==> flow/design.v <==
`timescale 1ns / 1ps
module axi_to_apb_bridge (
    input  logic        clk,
    input  logic        rst_n,
    input  logic [31:0] awaddr,
    input  logic        awvalid,
    output logic        awready,
    input  logic [31:0] wdata,
    input  logic        wvalid,
    output logic        wready,
    output logic        bvalid,
    input  logic        bready,
    output logic        PSEL,
    output logic        PENABLE,
    output logic        PWRITE,
    output logic [31:0] PADDR,
    output logic [31:0] PWDATA
);
    typedef enum logic [2:0] {IDLE, SETUP, ACCESS, WAIT_DONE} state_t;
    state_t state;
    logic [31:0] addr_reg;
    int burst_cnt;
    localparam int burst_len = 4;
    always_ff @(posedge clk or negedge rst_n) begin
        if (!rst_n) begin
            state     <= IDLE;
            awready   <= 0;
            wready    <= 0;
            bvalid    <= 0;
            PSEL      <= 0;
            PENABLE   <= 0;
            PWRITE    <= 0;
            PADDR     <= 0;
            PWDATA    <= 0;
            addr_reg  <= 0;
            burst_cnt <= 0;
        end else begin
            case (state)
                IDLE: begin
                    if (awvalid) begin
                        awready <= 1;
                    end
                    if (awvalid && awready) begin
                        addr_reg  <= awaddr;
                        burst_cnt <= 0;
                        awready   <= 0;
                        state     <= SETUP;
                    end
                end
                SETUP: begin
                    if (wvalid) begin
                        wready  <= 1;
                        PADDR   <= addr_reg;
                        PWDATA  <= wdata;
                        PWRITE  <= 1;
                        PSEL    <= 1;
                        state   <= ACCESS;
                    end
                end
                ACCESS: begin
                    wready  <= 0;
                    PENABLE <= 1;
                    state   <= WAIT_DONE;
                end
                WAIT_DONE: begin
                    PENABLE <= 0;
                    PSEL    <= 0;
                    PWRITE  <= 0;
                    burst_cnt <= burst_cnt + 1;
                    addr_reg  <= addr_reg + 4;
                    if (burst_cnt == burst_len - 1) begin
                        bvalid <= 1;
                        state  <= IDLE;
                    end else begin
                        state <= SETUP;
                    end
                end
            endcase
            if (bvalid && bready) begin
                bvalid <= 0;
                awready <= 1;
                burst_cnt  <= 0;
            end
        end
    end
endmodule
; Reports on axi_to_apb_bridge
; Tool output for the design above, in the order of the flow.
; Lines are those of the file above, counted from 1.
; Operators carry their Yosys type and port widths (W data, S select, Z words).
; Cell names lack the library's common part.
; The mark -- stands for no value.
[design]
top = axi_to_apb_bridge
clock = clk
library = sky130hd
corner = tt_025C_1v80

; Word level
; Source: Yosys, flattened and elaborated, memories not mapped. Widths are those after wreduce. Registers that Yosys merges into a memory's read port (data or address) are not register bits. Print and check cells do not count. Equal cells are merged and count once.
[word_totals]
latchBits = 0
clocked_rd_ports_x_width = 0
mem_bits_ro = 0
ramBits = 0
n_memories = 0
regBits = 136
[op_classes]
n_logic = 0
n_div = 0
multipliers = 0
shifts = 0
n_eq = 7
n_cmp = 0
reduce_logical = 21
n_mux = 20
addsub = 2
[ops]
columns = operator, n
row1 = $pmux W32 S2, 2
row2 = $mux W32, 3
row3 = $add A32 B2 Y32 const B, 1
row4 = $add A32 B3 Y32 const B, 1
row5 = $eq A32 B3 Y1 const B, 1
row6 = $reduce_and A2 Y1, 7
row7 = $reduce_bool A2 Y1, 7
row8 = $pmux W3 S4, 1
row9 = $mux W1, 9
row10 = $eq A3 B2 Y1 const B, 2
row11 = $reduce_bool A3 Y1, 2
row12 = $mux W3, 2
row13 = $pmux W1 S2, 3
row14 = $ne A2 B2 Y1 const B, 2
row15 = $reduce_bool A4 Y1, 1
row16 = $eq A3 B1 Y1 const B, 1
row17 = $ne A3 B3 Y1 const B, 1
row18 = $logic_not A3 Y1, 1
row19 = $reduce_and A3 Y1, 1
row20 = $logic_and A1 B1 Y1, 2

; Longest topological paths
; Depth = most cells in a row (Yosys ltp): at word level without a register or memory, in the mapped netlist without a sequential cell, where the memories' decode and read muxes count.
[logic_depth]
word_depth = 4
ABC_AREA = 0
mapped_depth = 7

; Netlist
; Source: synth_stat.txt of the flow (Yosys; design flattened, memories mapped). It holds for the ABC_AREA given above (unset counts as 0); a run with the other value may have another netlist.
; Totals and module areas in this step are rounded.
[types]
columns = cell, n, area_total_um2
row1 = dfrtp_1, 136, 3.4E+03
row2 = mux2_2, 84, 945.907
row3 = nand2_1, 65, 243.984
row4 = mux2i_1, 21, 210.202
row5 = nand3_1, 38, 190.182
row6 = a21oi_1, 36, 180.173
row7 = o22ai_1, 25, 156.4
row8 = nand4_1, 22, 137.632
row9 = nor2_1, 35, 131.376
row10 = o21ai_0, 26, 130.125
row11 = nor4_1, 13, 81.328
row12 = clkbuf_1, 18, 67.565
row13 = nor4_4, 3, 63.811
row14 = xor2_1, 6, 52.55
row15 = and3_1, 8, 50.048
row16 = nor3_1, 9, 45.043
row17 = a31oi_1, 6, 37.536
row18 = inv_1, 10, 37.536
; Other cell types: 41; their cells: 82.
[synth_totals]
flip_flops = 137
cells = 643
yosys_area_um2 = 6830
n_buf = 38

; Timing after synthesis
; OpenSTA on the mapped netlist: ideal clock, no wires. The path of least setup slack (recovery checks aside). Input and output delay are each 20% of the period. Register names are those of the netlist, which keeps one name where synthesis merged equal registers.
[synth_timing]
kind = input to register
startpoint = input port bready
endpoint = register burst_cnt[11]
launch_ns = 1.000
required_time_ns = 4.882
delay_ns = 1.297
arrival_ns = 2.179
slack_ns = 2.703
clock_period_ns = 5.0
path_buffers = 1
input_delay_ns = 1.000
stages = 6
period_less_setup_slack_ns = 2.297
; "delay_ns" is the arrival time less input delay plus setup time.
; "stages" counts driving pins, that of a launching flip-flop among them; a cell with two outputs on the path counts twice.
; "period_less_setup_slack_ns" = period - worst setup slack (recovery checks aside). The figure is calculated, with input and output delays left at 20% of the set period.
; Between the ends stands the longest chain of elaborated cells between them, by number of cells; it is not shown to be the way that was timed. Of several equally long chains one is given.
; A line is the first line of the expression or statement that the cell stems from. Yosys adds cells for indexed reads and writes and turns some case tables into memories.
; At most two assigning lines are given for a register; there are more.
[synth_between]
path_cell_list = nand2_1 clkbuf_1 a311oi_1 nand2_1 o2bb2ai_1 a21o_1
elab_chain_cells = 3
cone_cells = 5
classes_between = eq/ne: 1; mux: 1; reduce/logical: 3
[synth_lines]
columns = item, line_no
row1 = start: declaration, 12  ; input  logic        bready,
row2 = $logic_and A1 B1 Y1, 79  ; if (bvalid && bready) begin
row3 = $reduce_bool A3 Y1, --
row4 = $reduce_and A2 Y1, --
row5 = end: assignment, 69  ; burst_cnt <= burst_cnt + 1;
row6 = end: assignment, 82  ; burst_cnt  <= 0;
row7 = end: declaration, 22  ; int burst_cnt;

; Path in the finished layout
; Path of least setup slack in the final report of flow run A (OpenROAD, finished layout, wires in). Where an end is a register, its clock arrival counts in the times.
[layout_timing]
kind = input to register
startpoint = input port awvalid
endpoint = register addr_reg[20]
arrival_ns = 3.09
launch_ns = 0.49
slack_ns = -0.30
input_delay_ns = 0.49
path_buffers = 3
clock_period_ns = 2.43
required_time_ns = 2.78
stages = 6
; Between the ends stands the longest chain of elaborated cells between them, by number of cells; it is not shown to be the way that was timed. Of several equally long chains one is given.
; At most two assigning lines are given for a register; there are more.
[layout_between]
path_cell_list = clkdlybuf4s50_1 a21bo_2 clkbuf_1 buf_1 o22ai_1 a21oi_1
elab_chain_cells = 3
cone_cells = 5
classes_between = eq/ne: 1; mux: 2; reduce/logical: 2
[layout_lines]
columns = item, line_no
row1 = start: declaration, 6  ; input  logic        awvalid,
row2 = $logic_and A1 B1 Y1, 43  ; if (awvalid && awready) begin
row3 = $mux W32, 43
row4 = $pmux W32 S2, 38  ; case (state)
row5 = end: assignment, 44  ; addr_reg  <= awaddr;
row6 = end: assignment, 70  ; addr_reg  <= addr_reg + 4;
row7 = end: declaration, 21  ; logic [31:0] addr_reg;

Subject: axi_to_apb_bridge on sky130hd, stored results

Hello all,

Flow measurements of axi_to_apb_bridge on sky130hd: 3 stored runs with different settings, listed in no order. Input and output delays are each 20% of the period that was set; the output load is 0.01 pF.
By "achievedPeriod_ns" is meant the clock period of the run minus its worst setup slack. This is arithmetic on one report: input and output delays are still those of the set period (20% each).
"worstPathTime_ns" is the time allowed to the run's worst setup path (the clock period less input and output delay, where it has them) less its slack. Clock arrival times count: a late capture clock shortens it, a late launch clock lengthens it.
By "design_power_mw" is meant OpenSTA's value without simulated activity: inputs other than the clock are taken to toggle once in ten clock periods, and the tool carries that through the logic.
The measured numbers are rounded.

# flow run A
==> flow/run.sh <==
#!/bin/bash
# the make line also repeats the synthesis and layout settings of config.mk as NAME=value (left out here)
make -C /OpenROAD-flow-scripts/flow DESIGN_CONFIG=/design/flow/config.mk WORK_HOME=/design/flow/orfs CLKGATE_MAP_FILE= finish
==> flow/config.mk <==
export PLATFORM = sky130hd
export DESIGN_NAME = axi_to_apb_bridge
export DESIGN_NICKNAME = axi_to_apb_bridge
export VERILOG_FILES = /design/flow/design.v
export SDC_FILE = /design/flow/constraint.sdc
export NUM_CORES = 4
export LEC_CHECK = 0
export ABC_AREA = 0
export CAP_MARGIN = 20
export CELL_PAD_IN_SITES_DETAIL_PLACEMENT = 1
export CELL_PAD_IN_SITES_GLOBAL_PLACEMENT = 1
export CORE_ASPECT_RATIO = 0.55
export CORE_MARGIN = 5
export CORE_UTILIZATION = 52
export CTS_CLUSTER_DIAMETER = 226
export GPL_ROUTABILITY_DRIVEN = 0
export GPL_TIMING_DRIVEN = 0
export MIN_ROUTING_LAYER = met1
export PLACE_DENSITY = 0.88
export SETUP_SLACK_MARGIN = -0.18
export SLEW_MARGIN = 20
export TNS_END_PERCENT = 50
==> flow/constraint.sdc <==
create_clock -name core_clock -period 2.43 [get_ports {clk}]
set_input_delay 0.4860 -clock core_clock [delete_from_list [all_inputs] [get_ports {clk}]]
set_output_delay 0.4860 -clock core_clock [all_outputs]
set_load 0.01 [all_outputs]

==> flow run A: results <==
synth_area_um2=6830
die_area_um2=15600
stdcell_area_um2=9060
final_util_pct=69.8
worst_setup_slack_ns=-0.305
tns_ns=-3.34
design_power_mw=12.0
achievedPeriod_ns=2.735
worstPathTime_ns=2.25
worst_setup_path_type="input to register"

# flow run B
==> flow/run.sh <==
#!/bin/bash
# the make line also repeats the synthesis and layout settings of config.mk as NAME=value (left out here)
make -C /OpenROAD-flow-scripts/flow DESIGN_CONFIG=/design/flow/config.mk WORK_HOME=/design/flow/orfs CLKGATE_MAP_FILE= finish
==> flow/config.mk <==
export PLATFORM = sky130hd
export DESIGN_NAME = axi_to_apb_bridge
export DESIGN_NICKNAME = axi_to_apb_bridge
export VERILOG_FILES = /design/flow/design.v
export SDC_FILE = /design/flow/constraint.sdc
export NUM_CORES = 4
export LEC_CHECK = 0
export ABC_AREA = 1
export CAP_MARGIN = 20
export CELL_PAD_IN_SITES_DETAIL_PLACEMENT = 1
export CELL_PAD_IN_SITES_GLOBAL_PLACEMENT = 1
export CORE_ASPECT_RATIO = 0.55
export CORE_MARGIN = 5
export CORE_UTILIZATION = 52
export CTS_CLUSTER_DIAMETER = 226
export GPL_ROUTABILITY_DRIVEN = 0
export GPL_TIMING_DRIVEN = 0
export MIN_ROUTING_LAYER = met2
export PLACE_DENSITY = 0.88
export SETUP_SLACK_MARGIN = -0.18
export SLEW_MARGIN = 20
export TNS_END_PERCENT = 50
==> flow/constraint.sdc <==
create_clock -name core_clock -period 2.43 [get_ports {clk}]
set_input_delay 0.4860 -clock core_clock [delete_from_list [all_inputs] [get_ports {clk}]]
set_output_delay 0.4860 -clock core_clock [all_outputs]
set_load 0.01 [all_outputs]

==> flow run B: results <==
outcome="no results, clock tree synthesis failed with DPL-0033"

# flow run C
==> flow/run.sh <==
#!/bin/bash
# the make line also repeats the synthesis and layout settings of config.mk as NAME=value (left out here)
make -C /OpenROAD-flow-scripts/flow DESIGN_CONFIG=/design/flow/config.mk WORK_HOME=/design/flow/orfs CLKGATE_MAP_FILE= finish
==> flow/config.mk <==
export PLATFORM = sky130hd
export DESIGN_NAME = axi_to_apb_bridge
export DESIGN_NICKNAME = axi_to_apb_bridge
export VERILOG_FILES = /design/flow/design.v
export SDC_FILE = /design/flow/constraint.sdc
export NUM_CORES = 4
export LEC_CHECK = 0
export ABC_AREA = 0
export CAP_MARGIN = 0
export CELL_PAD_IN_SITES_DETAIL_PLACEMENT = 1
export CELL_PAD_IN_SITES_GLOBAL_PLACEMENT = 3
export CORE_MARGIN = 2
export CORE_UTILIZATION = 21
export CTS_CLUSTER_SIZE = 68
export GPL_ROUTABILITY_DRIVEN = 1
export GPL_TIMING_DRIVEN = 1
export HOLD_SLACK_MARGIN = 0.28
export MAX_ROUTING_LAYER = met4
export MIN_ROUTING_LAYER = met2
export SLEW_MARGIN = 20
==> flow/constraint.sdc <==
create_clock -name core_clock -period 4.02 [get_ports {clk}]
set_input_delay 0.8040 -clock core_clock [delete_from_list [all_inputs] [get_ports {clk}]]
set_output_delay 0.8040 -clock core_clock [all_outputs]
set_load 0.01 [all_outputs]

==> flow run C: results <==
synth_area_um2=6830
die_area_um2=34000
stdcell_area_um2=9290
final_util_pct=28.8
worst_setup_slack_ns=1.26
tns_ns=0.000
design_power_mw=6.67
achievedPeriod_ns=2.756
worstPathTime_ns=1.95
worst_setup_path_type="input to register"

Thanks
